==> flow/design.v <==
module clk_ctrl
(
	input				wire				clk_i					,
	input				wire				rstn_i				,	
	input				wire	[15:0]	freq						,
	output			reg				dds1_o					,
	output			reg				dds_o						
);
reg	[31:0]	cnt;
wire	[63:0]	add;
assign add =freq*32'd4294967295/16'd30000;
always@(posedge clk_i or negedge rstn_i)
	if(rstn_i ==1'b0)
		cnt <=32'd0;
	else
		cnt <=cnt +add; 
always@(posedge clk_i or negedge rstn_i)
	if(rstn_i ==1'b0)
		dds_o <=1'b0;
	else if(cnt >=32'd2147483648)
		dds_o <=1'b1;
	else
		dds_o <=1'b0;		
reg	[31:0]	cnt1;
wire	[63:0]	add1;
assign add1 =(freq/8'd36)*32'd4294967295/16'd3000;
always@(posedge clk_i or negedge rstn_i)
	if(rstn_i ==1'b0)
		cnt1 <=32'd0;
	else
		cnt1 <=cnt1 +add1; 
always@(posedge clk_i or negedge rstn_i)
	if(rstn_i ==1'b0)
		dds1_o <=1'b0;
	else if(cnt1 >=32'd2147483648)
		dds1_o <=1'b1;
	else
		dds1_o <=1'b0;		
endmodule
# Tool chain data of clk_ctrl
# Tool output for the design above before and after an edit, in the order of the flow.
# Lines under "before" count in the file above, lines under "after" in the edited file.
# "change" is "after" less "before", of the values as shown; "change_rel_pct" is that difference over "before", in percent.
# A cell with - has no value.
[design] top_module="clk_ctrl" clock="clk_i" lib="sky130hd" lib_corner="tt_025C_1v80"

# Diff
# The edit as a unified diff against the file above.
# The edit is scripted: it alters the design's behaviour and was not made to optimise anything.
# begin of diff
@@ -3,8 +3,10 @@
 	input				wire				clk_i					,
 	input				wire				rstn_i				,	
-	input				wire	[15:0]	freq						,
+	input				wire	[15:0]	freq_ext						,
 	output			reg				dds1_o					,
 	output			reg				dds_o						
 );
+reg [15:0] freq;
+always @(posedge clk_i) freq <= freq_ext;
 reg	[31:0]	cnt;
 wire	[63:0]	add;
# end of diff

# Elaborated design
# Counts by Yosys on the flattened word-level netlist (proc, flatten, opt, wreduce; memories kept). Register bits leave out memories and registers merged into their read ports (data or address); mux counts leave out enables and synchronous resets folded into registers. Print and check cells are left out. Cells with the same type and inputs are merged into one.
[bits] item="ff_bits" before=66 after=82 change=16 change_rel_pct=24.24
[bits] item="input_bits" before=18 after=18 change=0 change_rel_pct=0.00
[bits] item="output_inout_bits" before=2 after=2 change=0 change_rel_pct=0.00
[bits] item="word_cells" before=15 after=16 change=1 change_rel_pct=6.67
[op_classes] item="n_addsub" before=2 after=2 change=0 change_rel_pct=0.00
[op_classes] item="n_mul" before=2 after=2 change=0 change_rel_pct=0.00
[op_classes] item="div_mod_pow" before=3 after=3 change=0 change_rel_pct=0.00
[op_classes] item="compare" before=2 after=2 change=0 change_rel_pct=0.00
[op_classes] item="n_mux" before=2 after=2 change=0 change_rel_pct=0.00
# Unchanged operator kinds not shown: 8.

# Depth
# Yosys ltp: most cells in a row. Word level: on the elaborated netlist, between registers, memories and ports. Mapped: between sequential cells and ports; inverters and the memories' decode and read muxes count.
[depth] item="word_depth" before=4 after=4 change=0 change_rel_pct=0.00
[depth] item="abc_area" before="0" after="0"
[depth] item="mapped_depth" before=275 after=275 change=0 change_rel_pct=0.00
[depth] item="mapped_depth_nobuf" before=250 after=250 change=0 change_rel_pct=0.00

# Mapped cells and area
# The flow's flattened synthesis, as Yosys stat reports it; memories are mapped. The netlist is that of the ABC_AREA named above (0 if unset); the other value can give another one.
[mapped] item="stdcells" before=7093 after=7109 change=16 change_rel_pct=0.23
[mapped] item="mapped_area_um2" before=55781.0 after=56101.3 change=320.3 change_rel_pct=0.57
[mapped] item="seq_area_um2" before=1651.6 after=1971.9 change=320.3 change_rel_pct=19.39
[mapped] item="ffs" before=66 after=82 change=16 change_rel_pct=24.24
[mapped] item="buf_cells" before=246 after=246 change=0 change_rel_pct=0.00
[types] cell="sky130_fd_sc_hd__dfxtp_1" before=0 after=16 change=16
# Unchanged cell types not shown: 223.

# Path before layout
# Source: OpenSTA report_checks on the synthesized netlist (no wires, ideal clock, input and output delay 20% of the period each), path of least setup slack; recovery checks are left aside. Register names are those of the netlist, which keeps one name where synthesis merged equal registers.
[synth_timing] item="path_kind" before="input to register" after="register to register"
[synth_timing] item="startpoint" before="in freq[4]" after="reg freq[5]"
[synth_timing] item="endpoint" before="reg cnt1[30]" after="reg cnt1[30]"
[synth_timing] item="clock_period_ps" before=70000 after=70000 change=0 change_rel_pct=0.00
[synth_timing] item="input_delay_ps" before=14000
[synth_timing] item="setup_ps" before=123 after=123 change=0
[synth_timing] item="launch_ps" before=14000 after=0 change=-14000 change_rel_pct=-100.00
[synth_timing] item="arrival_ps" before=69119 after=55681 change=-13438 change_rel_pct=-19.44
[synth_timing] item="required_ps" before=69877 after=69877 change=0 change_rel_pct=0.00
[synth_timing] item="setup_slack_ps" before=759 after=14196 change=13437
[synth_timing] item="delay_ps" before=55242 after=55804 change=562 change_rel_pct=1.02
[synth_timing] item="driving_pins" before=253 after=254 change=1 change_rel_pct=0.40
[synth_timing] item="n_path_buf" before=11 after=11 change=0 change_rel_pct=0.00
[synth_timing] item="synth_period_reached_ps" before=69241 after=55804 change=-13437 change_rel_pct=-19.41
# "delay_ps" = arrival - input delay + setup time.
# "driving_pins": output pins that drive a net of the path, with the launching flip-flop's if there is one; two outputs of one cell count as two.
# "synth_period_reached_ps" is the clock period less the worst setup slack; recovery checks do not enter. This is arithmetic on one report: input and output delays are still those of the set period (20% each).
# The rows between start and end are the longest chain of elaborated cells between them; the timing report does not say that the signal goes this way. Where chains are equally long, one stands for them.
# A line is the first line of the expression or statement that the cell stems from. Yosys adds cells for indexed reads and writes and turns some case tables into memories.
[synth_via_before] cell_sequence="sky130_fd_sc_hd__inv_1 > sky130_fd_sc_hd__ha_1 > sky130_fd_sc_hd__nand2b_1 > sky130_fd_sc_hd__o31ai_1 > sky130_fd_sc_hd__nand2_1 > sky130_fd_sc_hd__nand2_1 > sky130_fd_sc_hd__nand2_1 > sky130_fd_sc_hd__nand2_1 > sky130_fd_sc_hd__nand2_1 > sky130_fd_sc_hd__a21oi_1 > sky130_fd_sc_hd__a21oi_1 > sky130_fd_sc_hd__xnor2_1 > sky130_fd_sc_hd__a21o_1 > sky130_fd_sc_hd__a21oi_1 > sky130_fd_sc_hd__o21ai_0 > sky130_fd_sc_hd__nand2_1 > sky130_fd_sc_hd__a21oi_1 > sky130_fd_sc_hd__o22ai_1 > [... 217 more ...] > sky130_fd_sc_hd__o21bai_1 > sky130_fd_sc_hd__a21oi_1 > sky130_fd_sc_hd__o21bai_1 > sky130_fd_sc_hd__a21oi_1 > sky130_fd_sc_hd__o21bai_1 > sky130_fd_sc_hd__a21oi_1 > sky130_fd_sc_hd__o21bai_1 > sky130_fd_sc_hd__a21oi_1 > sky130_fd_sc_hd__o21bai_1 > sky130_fd_sc_hd__a21oi_1 > sky130_fd_sc_hd__o21bai_1 > sky130_fd_sc_hd__a21oi_1 > sky130_fd_sc_hd__o21bai_1 > sky130_fd_sc_hd__a21oi_1 > sky130_fd_sc_hd__o21bai_1 > sky130_fd_sc_hd__a21o_1 > sky130_fd_sc_hd__a21oi_1 > sky130_fd_sc_hd__xnor2_1" elab_chain_cells=4 cells_between=4 lines_between=2 classes_between="1 x add/sub; 1 x mul; 2 x div"
[synth_lines_before] item="start: declaration" line=5 rtl="input wire [15:0] freq ,"
[synth_lines_before] item="16-bit by 6-bit divider with 64-bit output" line=26 rtl="assign add1 =(freq/8'd36)*32'd4294967295/16'd3000;"
[synth_lines_before] item="64-bit by 32-bit multiplier with 64-bit output" line=26
[synth_lines_before] item="64-bit by 12-bit divider with 64-bit output" line=26
[synth_lines_before] item="32-bit adder" line=31 rtl="cnt1 <=cnt1 +add1;"
[synth_lines_before] item="end: assignment" line=29 rtl="cnt1 <=32'd0;"
[synth_lines_before] item="end: assignment" line=31
[synth_lines_before] item="end: declaration" line=24 rtl="reg [31:0] cnt1;"
[synth_via_after] cell_sequence="sky130_fd_sc_hd__dfxtp_1 > sky130_fd_sc_hd__inv_1 > sky130_fd_sc_hd__ha_1 > sky130_fd_sc_hd__nand2b_1 > sky130_fd_sc_hd__o31ai_1 > sky130_fd_sc_hd__nand2_1 > sky130_fd_sc_hd__nand2_1 > sky130_fd_sc_hd__nand2_1 > sky130_fd_sc_hd__nand2_1 > sky130_fd_sc_hd__nand2_1 > sky130_fd_sc_hd__a21oi_1 > sky130_fd_sc_hd__a21oi_1 > sky130_fd_sc_hd__xnor2_1 > sky130_fd_sc_hd__a21o_1 > sky130_fd_sc_hd__a21oi_1 > sky130_fd_sc_hd__o21ai_0 > sky130_fd_sc_hd__nand2_1 > sky130_fd_sc_hd__a21oi_1 > [... 218 more ...] > sky130_fd_sc_hd__o21bai_1 > sky130_fd_sc_hd__a21oi_1 > sky130_fd_sc_hd__o21bai_1 > sky130_fd_sc_hd__a21oi_1 > sky130_fd_sc_hd__o21bai_1 > sky130_fd_sc_hd__a21oi_1 > sky130_fd_sc_hd__o21bai_1 > sky130_fd_sc_hd__a21oi_1 > sky130_fd_sc_hd__o21bai_1 > sky130_fd_sc_hd__a21oi_1 > sky130_fd_sc_hd__o21bai_1 > sky130_fd_sc_hd__a21oi_1 > sky130_fd_sc_hd__o21bai_1 > sky130_fd_sc_hd__a21oi_1 > sky130_fd_sc_hd__o21bai_1 > sky130_fd_sc_hd__a21o_1 > sky130_fd_sc_hd__a21oi_1 > sky130_fd_sc_hd__xnor2_1" elab_chain_cells=4 cells_between=4 lines_between=2 classes_between="1 x add/sub; 1 x mul; 2 x div"
[synth_lines_after] item="start: declaration" line=9 rtl="reg [15:0] freq;"
[synth_lines_after] item="start: assignment" line=10 rtl="always @(posedge clk_i) freq <= freq_ext;"
[synth_lines_after] item="16-bit by 6-bit divider with 64-bit output" line=28 rtl="assign add1 =(freq/8'd36)*32'd4294967295/16'd3000;"
[synth_lines_after] item="64-bit by 32-bit multiplier with 64-bit output" line=28
[synth_lines_after] item="64-bit by 12-bit divider with 64-bit output" line=28
[synth_lines_after] item="32-bit adder" line=33 rtl="cnt1 <=cnt1 +add1;"
[synth_lines_after] item="end: assignment" line=31 rtl="cnt1 <=32'd0;"
[synth_lines_after] item="end: assignment" line=33
[synth_lines_after] item="end: declaration" line=26 rtl="reg [31:0] cnt1;"

# Timing after layout
# Path of least setup slack in the final report of each run of pair A (OpenROAD, finished layout, wires in). Where an end is a register, its clock arrival counts in the times.
# The report prints the path's times to 10 ps; the period is as set.
[layout_timing] item="path_kind" before="input to register" after="register to register"
[layout_timing] item="startpoint" before="in freq[4]" after="reg freq[5]"
[layout_timing] item="endpoint" before="reg cnt1[30]" after="reg cnt1[31]"
[layout_timing] item="clock_period_ps" before=70000 after=70000 change=0 change_rel_pct=0.00
[layout_timing] item="input_delay_ps" before=14000
[layout_timing] item="setup_ps" before=110 after=70 change=-40
[layout_timing] item="launch_ps" before=14000 after=420 change=-13580 change_rel_pct=-97.00
[layout_timing] item="arrival_ps" before=67870 after=64240 change=-3630 change_rel_pct=-5.35
[layout_timing] item="required_ps" before=70270 after=70360 change=90 change_rel_pct=0.13
[layout_timing] item="setup_slack_ps" before=2400 after=6110 change=3710
[layout_timing] item="driving_pins" before=252 after=244 change=-8 change_rel_pct=-3.17
[layout_timing] item="n_path_buf" before=17 after=2 change=-15 change_rel_pct=-88.24
# The rows between start and end are the longest chain of elaborated cells between them; the timing report does not say that the signal goes this way. Where chains are equally long, one stands for them.
[layout_via_before] cell_sequence="sky130_fd_sc_hd__clkdlybuf4s50_1 > sky130_fd_sc_hd__inv_1 > sky130_fd_sc_hd__ha_1 > sky130_fd_sc_hd__nand2b_1 > sky130_fd_sc_hd__o31ai_1 > sky130_fd_sc_hd__nand2_1 > sky130_fd_sc_hd__nand2_1 > sky130_fd_sc_hd__nand2_1 > sky130_fd_sc_hd__nand2_1 > sky130_fd_sc_hd__nand2_1 > sky130_fd_sc_hd__a21oi_2 > sky130_fd_sc_hd__buf_4 > sky130_fd_sc_hd__mux2_2 > sky130_fd_sc_hd__or2_4 > sky130_fd_sc_hd__a21oi_1 > sky130_fd_sc_hd__nor2_1 > sky130_fd_sc_hd__a21oi_1 > sky130_fd_sc_hd__nor3_1 > [... 216 more ...] > sky130_fd_sc_hd__o21bai_1 > sky130_fd_sc_hd__a21oi_1 > sky130_fd_sc_hd__o21bai_1 > sky130_fd_sc_hd__a21oi_1 > sky130_fd_sc_hd__o21bai_1 > sky130_fd_sc_hd__a21oi_1 > sky130_fd_sc_hd__o21bai_1 > sky130_fd_sc_hd__a21oi_1 > sky130_fd_sc_hd__o21bai_1 > sky130_fd_sc_hd__a21oi_1 > sky130_fd_sc_hd__o21bai_1 > sky130_fd_sc_hd__a21oi_1 > sky130_fd_sc_hd__o21bai_2 > sky130_fd_sc_hd__a21oi_1 > sky130_fd_sc_hd__o21bai_2 > sky130_fd_sc_hd__a21o_1 > sky130_fd_sc_hd__a21oi_1 > sky130_fd_sc_hd__xnor2_1" elab_chain_cells=4 cells_between=4 lines_between=2 classes_between="1 x add/sub; 1 x mul; 2 x div"
[layout_lines_before] item="start: declaration" line=5 rtl="input wire [15:0] freq ,"
[layout_lines_before] item="16-bit by 6-bit divider with 64-bit output" line=26 rtl="assign add1 =(freq/8'd36)*32'd4294967295/16'd3000;"
[layout_lines_before] item="64-bit by 32-bit multiplier with 64-bit output" line=26
[layout_lines_before] item="64-bit by 12-bit divider with 64-bit output" line=26
[layout_lines_before] item="32-bit adder" line=31 rtl="cnt1 <=cnt1 +add1;"
[layout_lines_before] item="end: assignment" line=29 rtl="cnt1 <=32'd0;"
[layout_lines_before] item="end: assignment" line=31
[layout_lines_before] item="end: declaration" line=24 rtl="reg [31:0] cnt1;"
[layout_via_after] cell_sequence="sky130_fd_sc_hd__dfxtp_1 > sky130_fd_sc_hd__inv_1 > sky130_fd_sc_hd__ha_1 > sky130_fd_sc_hd__nand2b_1 > sky130_fd_sc_hd__o31ai_1 > sky130_fd_sc_hd__nand2_1 > sky130_fd_sc_hd__nand2_1 > sky130_fd_sc_hd__nand2_1 > sky130_fd_sc_hd__nand2_1 > sky130_fd_sc_hd__nand2_1 > sky130_fd_sc_hd__a21oi_1 > sky130_fd_sc_hd__a21oi_1 > sky130_fd_sc_hd__xnor2_1 > sky130_fd_sc_hd__a21o_1 > sky130_fd_sc_hd__a21oi_1 > sky130_fd_sc_hd__o21ai_1 > sky130_fd_sc_hd__nand2_1 > sky130_fd_sc_hd__a21oi_1 > [... 208 more ...] > sky130_fd_sc_hd__a21oi_1 > sky130_fd_sc_hd__o21bai_1 > sky130_fd_sc_hd__a21oi_1 > sky130_fd_sc_hd__o21bai_1 > sky130_fd_sc_hd__a21oi_1 > sky130_fd_sc_hd__o21bai_1 > sky130_fd_sc_hd__a21oi_1 > sky130_fd_sc_hd__o21bai_1 > sky130_fd_sc_hd__a21oi_1 > sky130_fd_sc_hd__o21bai_1 > sky130_fd_sc_hd__a21oi_1 > sky130_fd_sc_hd__o21bai_1 > sky130_fd_sc_hd__a21oi_1 > sky130_fd_sc_hd__o21bai_1 > sky130_fd_sc_hd__a21oi_1 > sky130_fd_sc_hd__o21bai_1 > sky130_fd_sc_hd__a21oi_1 > sky130_fd_sc_hd__xnor2_1" elab_chain_cells=4 cells_between=4 lines_between=2 classes_between="1 x add/sub; 1 x mul; 2 x div"
[layout_lines_after] item="start: declaration" line=9 rtl="reg [15:0] freq;"
[layout_lines_after] item="start: assignment" line=10 rtl="always @(posedge clk_i) freq <= freq_ext;"
[layout_lines_after] item="16-bit by 6-bit divider with 64-bit output" line=28 rtl="assign add1 =(freq/8'd36)*32'd4294967295/16'd3000;"
[layout_lines_after] item="64-bit by 32-bit multiplier with 64-bit output" line=28
[layout_lines_after] item="64-bit by 12-bit divider with 64-bit output" line=28
[layout_lines_after] item="32-bit adder" line=33 rtl="cnt1 <=cnt1 +add1;"
[layout_lines_after] item="end: assignment" line=31 rtl="cnt1 <=32'd0;"
[layout_lines_after] item="end: assignment" line=33
[layout_lines_after] item="end: declaration" line=26 rtl="reg [31:0] cnt1;"

# Flow runs
# Both versions went through the flow (Yosys, OpenROAD) with the same settings in each pair. Constraints: input delay and output delay 20% of the set period each, output load 0.01 pF.
[flow_settings_pair_A] period_ns=70.0 CAP_MARGIN=20 CORE_MARGIN=2 CORE_UTILIZATION=40 SLEW_MARGIN=20
[measured_pair_A] item="synthArea_um2" before=55781.0 after=56101.3 change=320.3 change_rel_pct=0.57
[measured_pair_A] item="die_footprint_um2" before=142457.0 after=143266.0 change=809.0 change_rel_pct=0.57
[measured_pair_A] item="stdcell_area_um2" before=60660.7 after=56909.6 change=-3751.1 change_rel_pct=-6.18
[measured_pair_A] item="layout_utilization_frac" before=0.436 after=0.408 change=-0.028
[measured_pair_A] item="timing.setup.ws_ps" before=2400 after=6114 change=3714
[measured_pair_A] item="setup_tns_ps" before=0 after=0 change=0
[measured_pair_A] item="final_hold_ws_ps" before=403 after=438 change=35
[measured_pair_A] item="period_less_ws_ps" before=67600 after=63886 change=-3714 change_rel_pct=-5.49
[flow_settings_pair_B] CORE_MARGIN=2 CORE_UTILIZATION=16 CTS_CLUSTER_DIAMETER=157 GPL_ROUTABILITY_DRIVEN=0 PLACE_DENSITY_LB_ADDON=0.21 TNS_END_PERCENT=40 period_ns=118.0 CAP_MARGIN=20 SLEW_MARGIN=20
[measured_pair_B] item="synthArea_um2" before=55781.0 after=56101.3 change=320.3 change_rel_pct=0.57
[measured_pair_B] item="die_footprint_um2" before=353371.0 after=355383.0 change=2012.0 change_rel_pct=0.57
[measured_pair_B] item="stdcell_area_um2" before=60006.3 after=60339.1 change=332.8 change_rel_pct=0.55
[measured_pair_B] item="layout_utilization_frac" before=0.173 after=0.173 change=0.000
[measured_pair_B] item="timing.setup.ws_ps" before=27804 after=50645 change=22841
[measured_pair_B] item="setup_tns_ps" before=0 after=0 change=0
[measured_pair_B] item="final_hold_ws_ps" before=410 after=485 change=75
[measured_pair_B] item="period_less_ws_ps" before=90196 after=67355 change=-22841 change_rel_pct=-25.32
# "period_less_ws_ps" is the run's clock period less its worst setup slack. It is reckoned from that one timing run; input and output delays stay at 20% of the period that was set.
